==> flow/design.v <==
module TMDS_Encoder (
    input  wire       PixelClk,
    output reg  [9:0] pDataOutRaw,    
    input  wire [7:0] pDataOut,       
    input  wire       pC0,
    input  wire       pC1,
    input  wire       pVde
);
localparam [9:0] kCtlTkn0 = 10'b1101010100;
localparam [9:0] kCtlTkn1 = 10'b0010101011;
localparam [9:0] kCtlTkn2 = 10'b0101010100;
localparam [9:0] kCtlTkn3 = 10'b1010101011;
function [3:0] sum_bits8;
    input [7:0] u;
    integer i;
    begin
        sum_bits8 = 4'd0;
        for (i = 0; i < 8; i = i + 1)
            sum_bits8 = sum_bits8 + {3'b000, u[i]};
    end
endfunction
reg  [7:0] pDataOut_1;
reg  [3:0] n1d_1;
reg        pC0_1, pC1_1, pVde_1;
reg  [8:0] q_m_2;
reg  [3:0] n1q_m_2, n0q_m_2;
reg        pC0_2, pC1_2, pVde_2;
reg  signed [4:0] cnt_t_3;
wire [8:0] q_m_xor_1, q_m_xnor_1, q_m_1;
wire [3:0] n1q_m_1;
always @(posedge PixelClk) begin
    pVde_1     <= pVde;
    n1d_1      <= sum_bits8(pDataOut);
    pDataOut_1 <= pDataOut;
    pC0_1      <= pC0;
    pC1_1      <= pC1;
end
assign q_m_xor_1[0]  = pDataOut_1[0];
assign q_m_xnor_1[0] = pDataOut_1[0];
genvar gi;
generate
    for (gi = 1; gi < 8; gi = gi + 1) begin : encode
        assign q_m_xor_1[gi]  = q_m_xor_1[gi-1] ^ pDataOut_1[gi];
        assign q_m_xnor_1[gi] = ~(q_m_xnor_1[gi-1] ^ pDataOut_1[gi]);
    end
endgenerate
assign q_m_xor_1[8]  = 1'b1;
assign q_m_xnor_1[8] = 1'b0;
assign q_m_1 = (n1d_1 > 4'd4 || (n1d_1 == 4'd4 && pDataOut_1[0] == 1'b0)) ?
               q_m_xnor_1 : q_m_xor_1;
assign n1q_m_1 = sum_bits8(q_m_1[7:0]);
always @(posedge PixelClk) begin
    n1q_m_2 <= n1q_m_1;
    n0q_m_2 <= 4'd8 - n1q_m_1;
    q_m_2   <= q_m_1;
    pC0_2   <= pC0_1;
    pC1_2   <= pC1_1;
    pVde_2  <= pVde_1;
end
wire cond_balanced_2     = (cnt_t_3 == 5'sd0) || (n1q_m_2 == 4'd4);
wire cond_not_balanced_2 = (cnt_t_3 > 5'sd0 && n1q_m_2 > 4'd4) ||
                           (cnt_t_3 < 5'sd0 && n1q_m_2 < 4'd4);
wire [9:0] control_token_2 = (!pC1_2 && !pC0_2) ? kCtlTkn0 :
                             (!pC1_2 &&  pC0_2) ? kCtlTkn1 :
                             ( pC1_2 && !pC0_2) ? kCtlTkn2 :
                                                  kCtlTkn3;
wire [9:0] q_out_2 =
    !pVde_2                            ? control_token_2 :
    (cond_balanced_2 && !q_m_2[8])     ? {~q_m_2[8], q_m_2[8], ~q_m_2[7:0]} :
    (cond_balanced_2 &&  q_m_2[8])     ? {~q_m_2[8], q_m_2[8],  q_m_2[7:0]} :
    cond_not_balanced_2                ? {1'b1,      q_m_2[8], ~q_m_2[7:0]} :
                                         {1'b0,      q_m_2[8],  q_m_2[7:0]};
wire signed [4:0] dc_bias_2 = $signed({1'b0, n0q_m_2}) - $signed({1'b0, n1q_m_2});
wire signed [4:0] cnt_t_2 =
    !pVde_2                        ? 5'sd0 :
    (cond_balanced_2 && !q_m_2[8]) ? cnt_t_3 + dc_bias_2 :
    (cond_balanced_2 &&  q_m_2[8]) ? cnt_t_3 - dc_bias_2 :
    cond_not_balanced_2            ? cnt_t_3 + $signed({3'b000,  q_m_2[8], 1'b0}) + dc_bias_2 :
                                     cnt_t_3 - $signed({3'b000, ~q_m_2[8], 1'b0}) - dc_bias_2;
always @(posedge PixelClk) begin
    cnt_t_3     <= cnt_t_2;
    pDataOutRaw <= q_out_2;    
end
endmodule
module rgb2dvi (
    input  wire        PixelClk,
    input  wire [23:0] vid_pData,
    input  wire        vid_pVDE,
    input  wire        vid_pHSync,
    input  wire        vid_pVSync,
    output wire [9:0]  pDataOutRaw0,    
    output wire [9:0]  pDataOutRaw1,    
    output wire [9:0]  pDataOutRaw2     
);
TMDS_Encoder DataEncoder0 (
    .PixelClk(PixelClk), .pDataOutRaw(pDataOutRaw0),
    .pDataOut(vid_pData[15:8]), .pC0(vid_pHSync), .pC1(vid_pVSync), .pVde(vid_pVDE));
TMDS_Encoder DataEncoder1 (
    .PixelClk(PixelClk), .pDataOutRaw(pDataOutRaw1),
    .pDataOut(vid_pData[7:0]), .pC0(1'b0), .pC1(1'b0), .pVde(vid_pVDE));
TMDS_Encoder DataEncoder2 (
    .PixelClk(PixelClk), .pDataOutRaw(pDataOutRaw2),
    .pDataOut(vid_pData[23:16]), .pC0(1'b0), .pC1(1'b0), .pVde(vid_pVDE));
endmodule
### Tool chain data of rgb2dvi

What the tools print for rgb2dvi, step after step.
Line numbers count from 1 in the design file above.
Operators: Yosys type, input widths -> output width; for muxes data width and select width s.
Not given: -

* top module: rgb2dvi
* clock port: PixelClk
* cell library: sky130hd
* corner: tt_025C_1v80

### After elaboration

Yosys after proc, flatten, opt, wreduce and memory -nomap, before mapping. Enables and synchronous resets that opt folds into registers are not counted as muxes. Memory bits, and registers merged into a memory's read port (data or address), are not among the register bits. Print and check cells are not counted. Equal cells are merged and count once.

* register bits after elaboration: 138
* input bits: 28
* elaborated cells: 243
* output and inout bits: 30

* bitwise logic cells: 69
* muxes and demuxes: 25
* $lt $le $gt $ge: 15
* reduce/logical cells: 35
* equal/unequal tests: 6
* $add $sub $neg: 66

Operators by type and width (number)
* $add 4x1->4: 36
* $mux 10: 13
* $mux 5: 9
* $xor 1x1->1: 39
* $add 5x5->5: 6
* $sub 5x5->5: 6
* $not 1->1: 27
* $mux 9: 3
* $gt 4x3->1 const B: 6
* $eq 4x3->1 const B: 6
* $not 8->8: 3
* $logic_and 1x1->1: 18
* $sub 4x4->5: 3
* $gt 5x1->1 const B: 3
* $lt 5x1->1 const B: 3
* $add 5x3->5: 3
* $sub 5x3->5: 3
* $logic_not 5->1: 3
* $add 1x1->2: 6
* $lt 4x3->1 const B: 3
* $sub 4x4->4 const A: 3
* $logic_or 1x1->1: 9
* $logic_not 1->1: 5

### Depth

Longest topological path by Yosys (ltp), each cell counted once; first at word level (registers and memories cut), then after technology mapping (sequential cells cut; the memories' decode and read muxes count).

* depth after elaboration: 23
* ABC_AREA: 0
* mapped depth: 14

### Mapped cells and area

Source: synth_stat.txt of the flow (Yosys; design flattened, memories mapped). It holds for the ABC_AREA given above (unset counts as 0); a run with the other value may have another netlist.

Cells by type
* sky130_fd_sc_hd__dfxtp_1: number 135, total area 2.7E+03 µm²
* sky130_fd_sc_hd__ha_1: number 87, total area 1.09E+03 µm²
* sky130_fd_sc_hd__fa_1: number 36, total area 720.691 µm²
* sky130_fd_sc_hd__inv_1: number 123, total area 461.693 µm²
* sky130_fd_sc_hd__xnor2_1: number 47, total area 411.645 µm²
* sky130_fd_sc_hd__xor2_1: number 41, total area 359.094 µm²
* sky130_fd_sc_hd__nor2_1: number 39, total area 146.39 µm²
* sky130_fd_sc_hd__a21oi_1: number 24, total area 120.115 µm²
* sky130_fd_sc_hd__nand2_1: number 32, total area 120.115 µm²
* sky130_fd_sc_hd__o21ai_0: number 21, total area 105.101 µm²
* sky130_fd_sc_hd__xnor2_2: number 5, total area 81.328 µm²
* sky130_fd_sc_hd__nor2b_1: number 12, total area 75.072 µm²
* sky130_fd_sc_hd__xor2_2: number 4, total area 65.062 µm²
* sky130_fd_sc_hd__nor3_1: number 12, total area 60.058 µm²
* sky130_fd_sc_hd__o21a_1: number 8, total area 60.058 µm²
* sky130_fd_sc_hd__xnor2_4: number 2, total area 55.053 µm²
* sky130_fd_sc_hd__a21o_1: number 7, total area 52.55 µm²
* sky130_fd_sc_hd__mux2i_1: number 5, total area 50.048 µm²

Other cell types: 41; their cells: 82.

* chip area (Yosys): 7348.3 µm²
* buffers: 8
* flip-flop cells: 135
* standard cells after synthesis: 722

The figures by module come from a second, unflattened synthesis with its own total; it is not the netlist above.

* cells (unflattened synthesis): 745
* area (unflattened synthesis): 7770.0 µm²

Each row is one instance without its submodules.

Modules
* TMDS_Encoder: cells 248, times used 3, sequential area 980.9 µm², area 2588.7 µm²
* rgb2dvi: cells 1, times used 1, sequential area 0.0 µm², area 3.8 µm²

### Timing after synthesis

OpenSTA on the mapped netlist: ideal clock, no wires. The path of least setup slack (recovery checks aside). Input and output delay are each 20% of the period. Register names are those of the netlist, which keeps one name where synthesis merged equal registers.

* path kind: reg2reg
* from: reg DataEncoder1.pDataOut_1[0]
* to: reg DataEncoder1.n0q_m_2[3]
* slack: 0.199 ns
* delay of the path: 3.802 ns
* period: 4.0 ns
* required time: 3.928 ns
* data arrival time: 3.730 ns
* stages: 13
* buffers on the path: 0
* period reached after synthesis: 3.801 ns

"delay of the path" = arrival - input delay + setup time.
"stages" counts driving pins, that of a launching flip-flop among them; a cell with two outputs on the path counts twice.
"period reached after synthesis" is the clock period less the worst setup slack; recovery checks do not enter. This is arithmetic on one report: input and output delays are still those of the set period (20% each).

* cells stage by stage: sky130_fd_sc_hd__dfxtp_1 -> sky130_fd_sc_hd__nand2_1 -> sky130_fd_sc_hd__a21oi_1 -> sky130_fd_sc_hd__xnor2_1 -> sky130_fd_sc_hd__ha_1 -> sky130_fd_sc_hd__fa_1 -> sky130_fd_sc_hd__inv_1 -> sky130_fd_sc_hd__fa_1 -> sky130_fd_sc_hd__fa_1 -> sky130_fd_sc_hd__fa_1 -> sky130_fd_sc_hd__inv_1 -> sky130_fd_sc_hd__nor3_1 -> sky130_fd_sc_hd__xor2_1

Ends and longest elaborated chain, post-synthesis
* start: declaration: RTL line 22 `reg  [7:0] pDataOut_1;`
* start: assignment: RTL line 34 `pDataOut_1 <= pDataOut;`
* end: assignment: RTL line 54 `n0q_m_2 <= 4'd8 - n1q_m_1;`
* end: declaration: RTL line 26 `reg  [3:0] n1q_m_2, n0q_m_2;`

No chain of elaborated cells between the ends is given.
Nets of the timed path that keep an RTL name, with a line that drives or declares them; the list need not be complete.

Named nets, post-synthesis
* DataEncoder1.q_m_1[8]: RTL line 49 `assign q_m_1 = (n1d_1 > 4'd4 || (n1d_1 == 4'd4 && pDataOut_1[0] == 1'b0)) ?`
* DataEncoder1.q_m_1[1]: RTL line 49
* DataEncoder1.n1q_m_1[1]: RTL line 19 `sum_bits8 = sum_bits8 + {3'b000, u[i]};`

### Worst path after layout

From the final timing report of entry A: the path of least setup slack in the routed layout; clock arrival at registers is part of the times.

* path kind: reg2reg
* from: reg DataEncoder1.n1d_1[0]
* to: reg DataEncoder1.n0q_m_2[3]
* stages: 14
* data arrival time: 3.90 ns
* slack: -1.03 ns
* required time: 2.87 ns
* buffers on the path: 0
* period: 2.52 ns

The rows between start and end are the longest chain of elaborated cells between them; the timing report does not say that the signal goes this way. Where chains are equally long, one stands for them.
A line is the first line of the expression or statement that the cell stems from. Yosys adds cells for indexed reads and writes and turns some case tables into memories.

* cells stage by stage: sky130_fd_sc_hd__dfxtp_1 -> sky130_fd_sc_hd__nor2_1 -> sky130_fd_sc_hd__nand2_1 -> sky130_fd_sc_hd__a21oi_4 -> sky130_fd_sc_hd__xnor2_2 -> sky130_fd_sc_hd__ha_1 -> sky130_fd_sc_hd__fa_1 -> sky130_fd_sc_hd__inv_2 -> sky130_fd_sc_hd__fa_1 -> sky130_fd_sc_hd__fa_2 -> sky130_fd_sc_hd__fa_2 -> sky130_fd_sc_hd__inv_2 -> sky130_fd_sc_hd__nor3_2 -> sky130_fd_sc_hd__xor2_1
* length of the longest elaborated chain: 12

Ends and longest elaborated chain, post-layout
* start: declaration: RTL line 23 `reg  [3:0] n1d_1;`
* start: assignment: RTL line 33 `n1d_1      <= sum_bits8(pDataOut);`
* $eq 4x3->1: RTL line 49 `assign q_m_1 = (n1d_1 > 4'd4 || (n1d_1 == 4'd4 && pDataOut_1[0] == 1'b0)) ?`
* $logic_and 1x1->1: RTL line 49
* $logic_or 1x1->1: RTL line 49
* $mux 9: RTL line 49
* $add 1x1->2: RTL line 19 `sum_bits8 = sum_bits8 + {3'b000, u[i]};`
* $add 4x1->4 x6: RTL line 19
* $sub 4x4->4: RTL line 54 `n0q_m_2 <= 4'd8 - n1q_m_1;`
* end: assignment: RTL line 54
* end: declaration: RTL line 26 `reg  [3:0] n1q_m_2, n0q_m_2;`

Nets of the timed path that keep an RTL name, with a line that drives or declares them; the list need not be complete.

Named nets, post-layout (RTL line)
* DataEncoder1.q_m_1[8]: 49
* DataEncoder1.q_m_1[1]: 49
* DataEncoder1.n1q_m_1[1]: 19

# Flow runs of rgb2dvi

Settings and measured results of 3 stored flow runs for module rgb2dvi (sky130hd), not sorted in any way. The constraints put input and output delay at 20% of the set period each and load the outputs with 0.01 pF.
"clock period achieved" means the clock period less the worst setup slack. The figure is calculated, with input and output delays left at 20% of the set period.
"critical setup path time" is the time allowed to the run's worst setup path (the clock period less input and output delay, where it has them) less its slack. Clock arrival times count: a late capture clock shortens it, a late launch clock lengthens it.

### Entry A

==> flow/run.sh <==
#!/bin/bash
# the make line also repeats the synthesis and layout settings of config.mk as NAME=value (left out here)
make -C /OpenROAD-flow-scripts/flow DESIGN_CONFIG=/design/flow/config.mk WORK_HOME=/design/flow/orfs CLKGATE_MAP_FILE= finish
==> flow/config.mk <==
export PLATFORM = sky130hd
export DESIGN_NAME = rgb2dvi
export DESIGN_NICKNAME = rgb2dvi
export VERILOG_FILES = /design/flow/design.v
export SDC_FILE = /design/flow/constraint.sdc
export NUM_CORES = 4
export LEC_CHECK = 0
export CAP_MARGIN = 15
export CELL_PAD_IN_SITES_GLOBAL_PLACEMENT = 0
export CORE_ASPECT_RATIO = 0.73
export CORE_MARGIN = 2
export CORE_UTILIZATION = 27
export HOLD_SLACK_MARGIN = 0.29
export MAX_ROUTING_LAYER = met5
export MIN_ROUTING_LAYER = met1
export PLACE_DENSITY = 0.81
export SLEW_MARGIN = 20
export TNS_END_PERCENT = 60
==> flow/constraint.sdc <==
create_clock -name core_clock -period 2.52 [get_ports {PixelClk}]
set_input_delay 0.5040 -clock core_clock [delete_from_list [all_inputs] [get_ports {PixelClk}]]
set_output_delay 0.5040 -clock core_clock [all_outputs]
set_load 0.01 [all_outputs]

Results of entry A:
- Setup slack of the worst path: -1.026 ns
- Final utilization: 0.387
- Chip area after synthesis (Yosys): 7,348.3 µm²
- Clock period achieved: 3.546 ns
- Full die area: 28,567.5 µm²
- Summed negative setup slack: -15.528 ns
- Standard-cell area after routing: 10,341.2 µm²
- Critical setup path time: 3.55 ns
- Class of the worst setup path: reg2reg
- Worst hold slack: 0.327 ns

### Entry B

==> flow/run.sh <==
#!/bin/bash
# the make line also repeats the synthesis and layout settings of config.mk as NAME=value (left out here)
make -C /OpenROAD-flow-scripts/flow DESIGN_CONFIG=/design/flow/config.mk WORK_HOME=/design/flow/orfs CLKGATE_MAP_FILE= finish
==> flow/config.mk <==
export PLATFORM = sky130hd
export DESIGN_NAME = rgb2dvi
export DESIGN_NICKNAME = rgb2dvi
export VERILOG_FILES = /design/flow/design.v
export SDC_FILE = /design/flow/constraint.sdc
export NUM_CORES = 4
export LEC_CHECK = 0
export CAP_MARGIN = 20
export CELL_PAD_IN_SITES_GLOBAL_PLACEMENT = 3
export CORE_MARGIN = 2
export CORE_UTILIZATION = 33
export CTS_CLUSTER_DIAMETER = 133
export MAX_ROUTING_LAYER = met4
export MIN_ROUTING_LAYER = met2
export PLACE_DENSITY_LB_ADDON = 0.01
export SETUP_SLACK_MARGIN = 0.82
export SLEW_MARGIN = 30
==> flow/constraint.sdc <==
create_clock -name core_clock -period 3.31 [get_ports {PixelClk}]
set_input_delay 0.6620 -clock core_clock [delete_from_list [all_inputs] [get_ports {PixelClk}]]
set_output_delay 0.6620 -clock core_clock [all_outputs]
set_load 0.01 [all_outputs]

Results of entry B:
- Setup slack of the worst path: -0.174 ns
- Final utilization: 0.468
- Chip area after synthesis (Yosys): 7,348.3 µm²
- Clock period achieved: 3.484 ns
- Full die area: 23,477.9 µm²
- Summed negative setup slack: -1.105 ns
- Standard-cell area after routing: 10,223.6 µm²
- Critical setup path time: 3.48 ns
- Class of the worst setup path: reg2reg
- Worst hold slack: 0.328 ns

### Entry C

==> flow/run.sh <==
#!/bin/bash
# the make line also repeats the synthesis and layout settings of config.mk as NAME=value (left out here)
make -C /OpenROAD-flow-scripts/flow DESIGN_CONFIG=/design/flow/config.mk WORK_HOME=/design/flow/orfs CLKGATE_MAP_FILE= finish
==> flow/config.mk <==
export PLATFORM = sky130hd
export DESIGN_NAME = rgb2dvi
export DESIGN_NICKNAME = rgb2dvi
export VERILOG_FILES = /design/flow/design.v
export SDC_FILE = /design/flow/constraint.sdc
export NUM_CORES = 4
export LEC_CHECK = 0
export ABC_AREA = 1
export CAP_MARGIN = 20
export CELL_PAD_IN_SITES_GLOBAL_PLACEMENT = 2
export CORE_ASPECT_RATIO = 0.82
export CORE_MARGIN = 2
export CORE_UTILIZATION = 40
export CTS_CLUSTER_DIAMETER = 131
export CTS_CLUSTER_SIZE = 37
export GPL_ROUTABILITY_DRIVEN = 0
export HOLD_SLACK_MARGIN = 0.02
export MAX_ROUTING_LAYER = met4
export MIN_ROUTING_LAYER = met2
export SETUP_SLACK_MARGIN = 0.86
export SLEW_MARGIN = 20
==> flow/constraint.sdc <==
create_clock -name core_clock -period 4.77 [get_ports {PixelClk}]
set_input_delay 0.9540 -clock core_clock [delete_from_list [all_inputs] [get_ports {PixelClk}]]
set_output_delay 0.9540 -clock core_clock [all_outputs]
set_load 0.01 [all_outputs]

Results of entry C:
- Setup slack of the worst path: 1.078 ns
- Final utilization: 0.485
- Chip area after synthesis (Yosys): 7,746.2 µm²
- Clock period achieved: 3.692 ns
- Full die area: 20,500.1 µm²
- Summed negative setup slack: 0.000 ns
- Standard-cell area after routing: 9,293.9 µm²
- Critical setup path time: 3.69 ns
- Class of the worst setup path: reg2reg
- Worst hold slack: 0.325 ns
